==> flow/design.v <==
`timescale 1ns / 1ps
module accelerator (
    input  wire clk,
    input  wire rst_n,
    input  wire in_valid,
    input  wire [31:0] in_data,
    output wire in_ready,
    output wire out_valid,
    output wire [31:0] out_data,
    input  wire out_ready
);
parameter MAX_SHAPES = 8;
parameter MAX_REGION_W = 64;
parameter MAX_REGION_H = 64;
parameter MAX_SHAPE_CELLS = 16;
function integer clog2;
    input integer value;
    integer v;
    begin
        v = value - 1;
        for (clog2 = 0; v > 0; clog2 = clog2 + 1)
            v = v >> 1;
    end
endfunction
localparam integer SHAPE_IDX_W = clog2(MAX_SHAPES + 1);
localparam ST_IDLE        = 3'd0;
localparam ST_LOAD_SHAPES = 3'd1;
localparam ST_LOAD_REGION = 3'd2;
localparam ST_OUTPUT      = 3'd3;
reg [2:0] state;
reg [15:0] num_shapes;
reg [15:0] num_regions;
reg [15:0] regions_seen;
reg [31:0] regions_that_fit;
reg [7:0] shape_num_cells [0:MAX_SHAPES-1];
reg [SHAPE_IDX_W-1:0] shape_idx;
reg [1:0] shape_substate;  
reg [7:0] cells_remaining;
reg [15:0] region_w;
reg [15:0] region_h;
reg [7:0] region_q [0:MAX_SHAPES-1];
reg [1:0] region_substate;  
integer i;
wire accept = in_valid && in_ready;
wire shape_loading_done = (shape_idx >= num_shapes);
wire region_loading_done = (regions_seen >= num_regions);
assign in_ready =
    (state == ST_IDLE)        ? 1'b1 :
    (state == ST_LOAD_SHAPES) ? !shape_loading_done :
    (state == ST_LOAD_REGION) ? !region_loading_done :
    1'b0;  
assign out_valid = (state == ST_OUTPUT);
assign out_data  = regions_that_fit;
always @(posedge clk) begin
    if (!rst_n) begin
        state <= ST_IDLE;
        num_shapes <= 16'd0;
        num_regions <= 16'd0;
        regions_seen <= 16'd0;
        regions_that_fit <= 32'd0;
        shape_idx <= {SHAPE_IDX_W{1'b0}};
        shape_substate <= 2'd0;
        cells_remaining <= 8'd0;
        region_substate <= 2'd0;
        region_w <= 16'd0;
        region_h <= 16'd0;
        for (i = 0; i < MAX_SHAPES; i = i + 1) begin
            shape_num_cells[i] <= 8'd0;
            region_q[i] <= 8'd0;
        end
    end else begin
        case (state)
            ST_IDLE: begin
                if (accept) begin
                    num_shapes <= (in_data[15:0] > MAX_SHAPES) ? MAX_SHAPES : in_data[15:0];
                    num_regions <= in_data[31:16];
                    regions_seen <= 16'd0;
                    regions_that_fit <= 32'd0;
                    shape_idx <= {SHAPE_IDX_W{1'b0}};
                    shape_substate <= 2'd0;
                    cells_remaining <= 8'd0;
                    region_substate <= 2'd0;
                    state <= ST_LOAD_SHAPES;
                end
            end
            ST_LOAD_SHAPES: begin
                if (shape_idx >= num_shapes) begin
                    region_substate <= 2'd0;
                    state <= ST_LOAD_REGION;
                end else if (accept) begin
                    case (shape_substate)
                        2'd0: begin
                            shape_num_cells[shape_idx] <= in_data[23:16];
                            cells_remaining <= in_data[23:16];
                            if (in_data[23:16] == 0) begin
                                shape_idx <= shape_idx + 1'b1;
                                shape_substate <= 2'd0;
                            end else begin
                                shape_substate <= 2'd1;
                            end
                        end
                        2'd1: begin
                            if (cells_remaining <= 8'd4) begin
                                cells_remaining <= 8'd0;
                                shape_idx <= shape_idx + 1'b1;
                                shape_substate <= 2'd0;
                            end else begin
                                cells_remaining <= cells_remaining - 8'd4;
                                shape_substate <= 2'd1;
                            end
                        end
                        default: shape_substate <= 2'd0;
                    endcase
                end
            end
            ST_LOAD_REGION: begin
                if (regions_seen >= num_regions) begin
                    state <= ST_OUTPUT;
                end else if (accept) begin
                    case (region_substate)
                        2'd0: begin
                            region_w <= in_data[15:0];
                            region_h <= in_data[31:16];
                            for (i = 0; i < MAX_SHAPES; i = i + 1) begin
                                region_q[i] <= 8'd0;
                            end
                            region_substate <= 2'd1;
                        end
                        2'd1: begin
                            region_q[0] <= in_data[7:0];
                            if (MAX_SHAPES > 1) region_q[1] <= in_data[15:8];
                            if (MAX_SHAPES > 2) region_q[2] <= in_data[23:16];
                            if (MAX_SHAPES > 3) region_q[3] <= in_data[31:24];
                            region_substate <= 2'd2;
                        end
                        2'd2: begin
                            if (MAX_SHAPES > 4) region_q[4] <= in_data[7:0];
                            if (MAX_SHAPES > 5) region_q[5] <= in_data[15:8];
                            if (MAX_SHAPES > 6) region_q[6] <= in_data[23:16];
                            if (MAX_SHAPES > 7) region_q[7] <= in_data[31:24];
                            begin : area_calc_block
                                reg [31:0] ra;
                                reg [31:0] ta;
                                integer k;
                                ra = region_w * region_h;
                                ta = 32'd0;
                                for (k = 0; (k < MAX_SHAPES) && (k < 4); k = k + 1) begin
                                    ta = ta + (shape_num_cells[k] * region_q[k]);
                                end
                                if (MAX_SHAPES > 4) ta = ta + (shape_num_cells[4] * in_data[7:0]);
                                if (MAX_SHAPES > 5) ta = ta + (shape_num_cells[5] * in_data[15:8]);
                                if (MAX_SHAPES > 6) ta = ta + (shape_num_cells[6] * in_data[23:16]);
                                if (MAX_SHAPES > 7) ta = ta + (shape_num_cells[7] * in_data[31:24]);
                                if (ta <= ra) begin
                                    regions_that_fit <= regions_that_fit + 1'b1;
                                end
                            end
                            regions_seen <= regions_seen + 1'b1;
                            region_substate <= 2'd0;
                        end
                        default: region_substate <= 2'd0;
                    endcase
                end
            end
            ST_OUTPUT: begin
                if (out_valid && out_ready) begin
                    state <= ST_IDLE;
                end
            end
            default: state <= ST_IDLE;
        endcase
    end
end
endmodule
`timescale 1ns / 1ps
module day12_top #(
    parameter MAX_REGION_W = 64,
    parameter MAX_REGION_H = 64
) (
    input  wire clk,
    input  wire rst_n,
    input  wire in_valid,
    input  wire [31:0] in_data,
    output wire in_ready,
    output wire out_valid,
    output wire [31:0] out_data,
    input  wire out_ready
);
accelerator #(
    .MAX_REGION_W(MAX_REGION_W),
    .MAX_REGION_H(MAX_REGION_H)
) accel (
    .clk(clk),
    .rst_n(rst_n),
    .in_valid(in_valid),
    .in_data(in_data),
    .in_ready(in_ready),
    .out_valid(out_valid),
    .out_data(out_data),
    .out_ready(out_ready)
);
endmodule
=== From RTL to reports: day12_top ===
Tool output for the design above, in the order of the flow.
Line numbers count from 1 in the design file above.
Operators carry their Yosys type and port widths (W data, S select, Z words).
Library cell names are shortened.
Not given: --

* Top module: day12_top
* Clock: clk
* Library: sky130hd
* Timing corner: tt_025C_1v80

=== After elaboration ===
Yosys after proc, flatten, opt, wreduce and memory -nomap, before mapping. Print and check cells are not counted. Equal cells are merged and count once.
Memory sizes are those after Yosys's memory passes, which may raise the word count (mostly to a power of two), join words into wider ones and drop unused or constant bits.

* Add/sub/neg operators: 11
* Multipliers: 9
* Divide/modulo/power cells: 0
* Order comparisons: 5
* Eq/ne operators: 19
* Shift operators: 0
* Multiplexer cells: 85
* Bitwise logic cells: 1
* Reductions and logical operators: 22

{| class="wikitable"
|+ Operators by type and width
! operator !! count
|-
| $mul A8 B8 Y16 || 8
|-
| $mux W32 || 25
|-
| $mul A16 B16 Y32 || 1
|-
| $add A32 B32 Y32 || 7
|-
| $pmux W8 S2 || 6
|-
| $mux W16 || 5
|-
| $mux W8 || 9
|-
| $pmux W32 S2 || 1
|-
| $add A32 B1 Y32 const B || 1
|-
| $le A32 B32 Y1 || 1
|-
| $pmux W16 S2 || 1
|-
| $mux W3 || 9
|-
| $mux W4 || 5
|-
| $add A16 B1 Y16 const B || 1
|-
| $ge A16 B16 Y1 || 1
|-
| $gt A16 B4 Y1 const B || 1
|-
| $ge A4 B16 Y1 || 1
|-
| $reduce_and A4 Y1 || 4
|-
| $pmux W4 S2 || 2
|-
| $reduce_and A5 Y1 || 3
|-
| $pmux W3 S4 || 1
|-
| $pmux W2 S2 || 3
|-
| $mux W2 || 6
|-
| $mux W1 || 11
|-
| $ne A2 B1 Y1 const B || 5
|-
| $ne A2 B2 Y1 const B || 5
|-
| $ne A3 B3 Y1 const B || 3
|-
| $sub A8 B3 Y8 const B || 1
|}

Other operator kinds: 18; their cells: 25.

* Bits in registers: 163
* Latch bits: 0
* Memory bits (writable): 64
* Memory bits (read-only): 0
* Memory cells: 1
* Input bits: 36
* Output and inout port bits: 34
* Word-level cells: 168

{| class="wikitable"
|+ Memories
! memory !! words !! bits a word !! RTL line !! source
|-
| accel.shape_num_cells || 8 || 8 || 35 || <nowiki>reg [7:0] shape_num_cells [0:MAX_SHAPES-1];</nowiki>
|}

=== Longest topological paths ===
Longest topological path by Yosys (ltp), each cell counted once; first at word level (registers and memories cut), then after technology mapping (sequential cells cut; the memories' decode and read muxes count).

* Depth after elaboration: 34
* ABC_AREA: 0
* Gate-level depth with buffers: 57

=== After synthesis ===
Source: synth_stat.txt of the flow (Yosys; design flattened, memories mapped). It holds for the ABC_AREA given above (unset counts as 0); a run with the other value may have another netlist.

* Cells in the netlist: 4,373
* Chip area (Yosys): 38,687.1 um^2
* Area of sequential cells: 5,225.0 um^2
* Mapped flip-flops: 229
* Buffer cells: 160

{| class="wikitable"
|+ Cells by type
! cell type !! count !! area in all (um^2)
|-
| fa_1 || 532 || 1.07E+04
|-
| ha_1 || 506 || 6.33E+03
|-
| dfxtp_1 || 165 || 3.3E+03
|-
| and2_1 || 523 || 3.27E+03
|-
| inv_1 || 705 || 2.65E+03
|-
| edfxtp_1 || 64 || 1.92E+03
|-
| nand2_1 || 478 || 1.79E+03
|-
| xnor2_1 || 147 || 1.29E+03
|-
| a21oi_1 || 185 || 925.888
|-
| clkbuf_1 || 150 || 563.04
|-
| nor2_1 || 138 || 517.997
|-
| o21ai_0 || 101 || 505.485
|-
| a21o_1 || 54 || 405.389
|-
| xor2_1 || 45 || 394.128
|-
| nand3_1 || 78 || 390.374
|-
| a22o_1 || 32 || 280.269
|-
| o21a_1 || 36 || 270.259
|-
| or4_1 || 33 || 247.738
|}

Not listed: further types 66, cells in them 401.
By module: a second synthesis without flattening, with its own total; a netlist apart from the flattened one above.

* Cell total of the unflattened synthesis: 4,170
* Area total of the unflattened synthesis: 37,758.7 um^2

Each row is one instance without its submodules.

{| class="wikitable"
|+ Modules
! module !! times used !! cells !! area (um^2) !! seq. area (um^2)
|-
| accelerator || 1 || 4,170 || 37,758.7 || 5,225.0
|-
| day12_top || 1 || 0 || 0.0 || 0.0
|}

=== Path before layout ===
Source: OpenSTA report_checks on the synthesized netlist (no wires, ideal clock, input and output delay 20% of the period each), path of least setup slack; recovery checks are left aside. Register names are those of the netlist, which keeps one name where synthesis merged equal registers.

* Path kind: in2reg
* Start: in in_data[2]
* End: reg accel.regions_that_fit[19]
* Period: 14.5 ns
* Library setup time: 0.071 ns
* Launch time at the first pin: 2.900 ns
* Arrival time: 14.030 ns
* Setup slack: 0.398 ns
* Delay of the path: 11.201 ns
* Stages on the path: 52
* Path buffers: 3
* Synthesis period reached: 14.102 ns

"delay of the path" is the arrival time less input delay plus setup time.
"stages on the path" counts driving pins, that of a launching flip-flop among them; a cell with two outputs on the path counts twice.
"synthesis period reached" is the clock period less the worst setup slack; recovery checks do not enter. This is arithmetic on one report: input and output delays are still those of the set period (20% each).
The rows between start and end are the longest chain of elaborated cells between them; the timing report does not say that the signal goes this way. Where chains are equally long, one stands for them.
A line is the first line of the expression or statement that the cell stems from. Yosys adds cells for indexed reads and writes and turns some case tables into memories.
A register here has more assigning lines than the two given.

* Cell sequence: clkbuf_1 -> and2_1 -> fa_1 -> inv_1 -> fa_1 -> fa_1 -> fa_1 -> inv_1 -> ha_1 -> inv_1 -> xnor2_1 -> fa_1 -> fa_1 -> fa_1 -> inv_1 -> ha_1 -> nor3_1 -> a21oi_1 -> (+16 left out) -> o21ai_0 -> a31oi_1 -> o2bb2a_1 -> o22ai_1 -> xnor2_1 -> ha_1 -> a21o_1 -> a21oi_1 -> a221o_1 -> a311o_1 -> a31oi_1 -> o2111a_1 -> nand4_1 -> a2111oi_4 -> buf_6 -> buf_12 -> o31ai_1 -> a21oi_2
* Cells in the longest elaborated chain: 31

{| class="wikitable"
|+ RTL lines, path post-synthesis
! element !! RTL line !! source
|-
| start: declaration || 183 || <nowiki>input  wire [31:0] in_data,</nowiki>
|-
| $mul A8 B8 Y16 || 150 || <nowiki>if (MAX_SHAPES > 4) ta = ta + (shape_num_cells[4] * in_data[7:0]);</nowiki>
|-
| $add A32 B32 Y32 || 150 ||
|-
| $mux W32 || 120 || <nowiki>case (region_substate)</nowiki>
|-
| $mux W32 || 119 || <nowiki>end else if (accept) begin</nowiki>
|-
| $mux W32 || 117 || <nowiki>if (regions_seen >= num_regions) begin</nowiki>
|-
| $mux W32 || 72 || <nowiki>case (state)</nowiki>
|-
| $mux W32 || 55 || <nowiki>if (!rst_n) begin</nowiki>
|-
| (+17 left out) || -- ||
|-
| $mux W32 || 55 ||
|-
| $le A32 B32 Y1 || 154 || <nowiki>if (ta <= ra) begin</nowiki>
|-
| $mux W32 || 154 ||
|-
| $mux W32 || 120 ||
|-
| $mux W32 || 119 ||
|-
| $mux W32 || 117 ||
|-
| $pmux W32 S2 || 72 ||
|-
| end: assignment || 78 || <nowiki>regions_that_fit <= 32'd0;</nowiki>
|-
| end: assignment || 155 || <nowiki>regions_that_fit <= regions_that_fit + 1'b1;</nowiki>
|-
| end: declaration || 34 || <nowiki>reg [31:0] regions_that_fit;</nowiki>
|}

=== Worst path after layout ===
Path of least setup slack in the final report of flow run 1 (OpenROAD, finished layout, wires in). Where an end is a register, its clock arrival counts in the times.

* Path kind: in2reg
* Start: in in_data[2]
* End: reg accel.regions_that_fit[13]
* Period: 9.96 ns
* Library setup time: 0.06 ns
* Launch time at the first pin: 1.99 ns
* Arrival time: 13.30 ns
* Setup slack: -2.83 ns
* Stages on the path: 54
* Path buffers: 5

The rows between start and end are the longest chain of elaborated cells between them; the timing report does not say that the signal goes this way. Where chains are equally long, one stands for them.
A register here has more assigning lines than the two given.

* Cell sequence: buf_12 -> and2_4 -> fa_1 -> inv_1 -> fa_1 -> fa_1 -> fa_1 -> inv_2 -> ha_4 -> inv_4 -> xnor2_4 -> fa_1 -> fa_1 -> fa_1 -> inv_2 -> ha_4 -> o21a_1 -> nor2_1 -> (+18 left out) -> a31oi_4 -> o2bb2a_4 -> o22ai_4 -> xnor2_2 -> ha_1 -> nand4_1 -> a221o_1 -> a311o_1 -> a31oi_2 -> o2111a_1 -> nand4_1 -> a2111oi_4 -> buf_6 -> buf_6 -> buf_12 -> buf_16 -> o31ai_1 -> a21oi_2
* Cells in the longest elaborated chain: 31

{| class="wikitable"
|+ RTL lines, path after layout
! element !! RTL line !! source
|-
| start: declaration || 183 || <nowiki>input  wire [31:0] in_data,</nowiki>
|-
| $mul A8 B8 Y16 || 150 || <nowiki>if (MAX_SHAPES > 4) ta = ta + (shape_num_cells[4] * in_data[7:0]);</nowiki>
|-
| $add A32 B32 Y32 || 150 ||
|-
| $mux W32 || 120 || <nowiki>case (region_substate)</nowiki>
|-
| $mux W32 || 119 || <nowiki>end else if (accept) begin</nowiki>
|-
| $mux W32 || 117 || <nowiki>if (regions_seen >= num_regions) begin</nowiki>
|-
| $mux W32 || 72 || <nowiki>case (state)</nowiki>
|-
| $mux W32 || 55 || <nowiki>if (!rst_n) begin</nowiki>
|-
| (+17 left out) || -- ||
|-
| $mux W32 || 55 ||
|-
| $le A32 B32 Y1 || 154 || <nowiki>if (ta <= ra) begin</nowiki>
|-
| $mux W32 || 154 ||
|-
| $mux W32 || 120 ||
|-
| $mux W32 || 119 ||
|-
| $mux W32 || 117 ||
|-
| $pmux W32 S2 || 72 ||
|-
| end: assignment || 78 || <nowiki>regions_that_fit <= 32'd0;</nowiki>
|-
| end: assignment || 155 || <nowiki>regions_that_fit <= regions_that_fit + 1'b1;</nowiki>
|-
| end: declaration || 34 || <nowiki>reg [31:0] regions_that_fit;</nowiki>
|}

Wiki page: day12_top / flow data

Measured results for day12_top: 4 stored runs of the Yosys and OpenROAD flow on sky130hd. The settings differ; the order carries no meaning. The constraints put input and output delay at 20% of the set period each and load the outputs with 0.01 pF.
"achieved clock period" = clock period - worst setup slack. The figure is calculated, with input and output delays left at 20% of the set period.
"worst setup path time" is the time allowed to the run's worst setup path (the clock period less input and output delay, where it has them) less its slack. Clock arrival times count: a late capture clock shortens it, a late launch clock lengthens it.
"power" is the tool's figure for a default switching activity; nothing was simulated.

Flow run 1
==> flow/run.sh <==
#!/bin/bash
# the make line also repeats the synthesis and layout settings of config.mk as NAME=value (left out here)
make -C /OpenROAD-flow-scripts/flow DESIGN_CONFIG=/design/flow/config.mk WORK_HOME=/design/flow/orfs CLKGATE_MAP_FILE= finish
==> flow/config.mk <==
export PLATFORM = sky130hd
export DESIGN_NAME = day12_top
export DESIGN_NICKNAME = day12_top
export VERILOG_FILES = /design/flow/design.v
export SDC_FILE = /design/flow/constraint.sdc
export NUM_CORES = 4
export LEC_CHECK = 0
export CAP_MARGIN = 20
export CORE_MARGIN = 2
export CORE_UTILIZATION = 33
export CTS_CLUSTER_DIAMETER = 293
export PLACE_DENSITY = 0.75
export SETUP_SLACK_MARGIN = 0.12
export SLEW_MARGIN = 25
==> flow/constraint.sdc <==
create_clock -name core_clock -period 9.96 [get_ports {clk}]
set_input_delay 1.9920 -clock core_clock [delete_from_list [all_inputs] [get_ports {clk}]]
set_output_delay 1.9920 -clock core_clock [all_outputs]
set_load 0.01 [all_outputs]

==> results of flow run 1 <==
chip area after synthesis (Yosys): 38,687.1 um^2
die area: 119,989.0 um^2
standard-cell area of the final layout: 46,114.2 um^2
utilization: 39.7 %
worst setup slack after layout: -2.826 ns
total negative slack: -89.619 ns
worst hold slack: 0.457 ns
power: 11.469 mW
achieved clock period: 12.786 ns
worst setup path time: 10.79 ns
worst setup path kind: in2reg

Flow run 2
==> flow/run.sh <==
#!/bin/bash
# the make line also repeats the synthesis and layout settings of config.mk as NAME=value (left out here)
make -C /OpenROAD-flow-scripts/flow DESIGN_CONFIG=/design/flow/config.mk WORK_HOME=/design/flow/orfs CLKGATE_MAP_FILE= finish
==> flow/config.mk <==
export PLATFORM = sky130hd
export DESIGN_NAME = day12_top
export DESIGN_NICKNAME = day12_top
export VERILOG_FILES = /design/flow/design.v
export SDC_FILE = /design/flow/constraint.sdc
export NUM_CORES = 4
export LEC_CHECK = 0
export ABC_AREA = 1
export CAP_MARGIN = 20
export CELL_PAD_IN_SITES_GLOBAL_PLACEMENT = 1
export CORE_MARGIN = 2
export CORE_UTILIZATION = 43
export CTS_CLUSTER_DIAMETER = 252
export GPL_ROUTABILITY_DRIVEN = 1
export GPL_TIMING_DRIVEN = 1
export MAX_ROUTING_LAYER = met5
export PLACE_DENSITY_LB_ADDON = 0.21
export SLEW_MARGIN = 20
export TNS_END_PERCENT = 50
==> flow/constraint.sdc <==
create_clock -name core_clock -period 18.7 [get_ports {clk}]
set_input_delay 3.7400 -clock core_clock [delete_from_list [all_inputs] [get_ports {clk}]]
set_output_delay 3.7400 -clock core_clock [all_outputs]
set_load 0.01 [all_outputs]

==> results of flow run 2 <==
chip area after synthesis (Yosys): 40,741.6 um^2
die area: 97,225.5 um^2
standard-cell area of the final layout: 43,281.5 um^2
utilization: 46.2 %
worst setup slack after layout: 3.465 ns
total negative slack: 0.000 ns
worst hold slack: 0.446 ns
power: 4.569 mW
achieved clock period: 15.235 ns
worst setup path time: 11.49 ns
worst setup path kind: in2reg

Flow run 3
==> flow/run.sh <==
#!/bin/bash
# the make line also repeats the synthesis and layout settings of config.mk as NAME=value (left out here)
make -C /OpenROAD-flow-scripts/flow DESIGN_CONFIG=/design/flow/config.mk WORK_HOME=/design/flow/orfs CLKGATE_MAP_FILE= finish
==> flow/config.mk <==
export PLATFORM = sky130hd
export DESIGN_NAME = day12_top
export DESIGN_NICKNAME = day12_top
export VERILOG_FILES = /design/flow/design.v
export SDC_FILE = /design/flow/constraint.sdc
export NUM_CORES = 4
export LEC_CHECK = 0
export ABC_AREA = 0
export CAP_MARGIN = 20
export CELL_PAD_IN_SITES_DETAIL_PLACEMENT = 2
export CORE_ASPECT_RATIO = 1.26
export CORE_MARGIN = 2
export CORE_UTILIZATION = 18
export GPL_ROUTABILITY_DRIVEN = 0
export MIN_ROUTING_LAYER = met2
export SLEW_MARGIN = 10
export TNS_END_PERCENT = 60
==> flow/constraint.sdc <==
create_clock -name core_clock -period 13.9 [get_ports {clk}]
set_input_delay 2.7800 -clock core_clock [delete_from_list [all_inputs] [get_ports {clk}]]
set_output_delay 2.7800 -clock core_clock [all_outputs]
set_load 0.01 [all_outputs]

==> results of flow run 3 <==
did not finish, routing stopped with GRT-0232

Flow run 4
==> flow/run.sh <==
#!/bin/bash
# the make line also repeats the synthesis and layout settings of config.mk as NAME=value (left out here)
make -C /OpenROAD-flow-scripts/flow DESIGN_CONFIG=/design/flow/config.mk WORK_HOME=/design/flow/orfs CLKGATE_MAP_FILE= finish
==> flow/config.mk <==
export PLATFORM = sky130hd
export DESIGN_NAME = day12_top
export DESIGN_NICKNAME = day12_top
export VERILOG_FILES = /design/flow/design.v
export SDC_FILE = /design/flow/constraint.sdc
export NUM_CORES = 4
export LEC_CHECK = 0
export CAP_MARGIN = 20
export CORE_MARGIN = 2
export CORE_UTILIZATION = 40
export SLEW_MARGIN = 20
==> flow/constraint.sdc <==
create_clock -name core_clock -period 14.1 [get_ports {clk}]
set_input_delay 2.8200 -clock core_clock [delete_from_list [all_inputs] [get_ports {clk}]]
set_output_delay 2.8200 -clock core_clock [all_outputs]
set_load 0.01 [all_outputs]

==> results of flow run 4 <==
chip area after synthesis (Yosys): 38,687.1 um^2
die area: 99,221.9 um^2
standard-cell area of the final layout: 43,276.5 um^2
utilization: 44.9 %
worst setup slack after layout: 0.227 ns
total negative slack: 0.000 ns
worst hold slack: 0.452 ns
power: 7.620 mW
achieved clock period: 13.873 ns
worst setup path time: 11.05 ns
worst setup path kind: in2reg
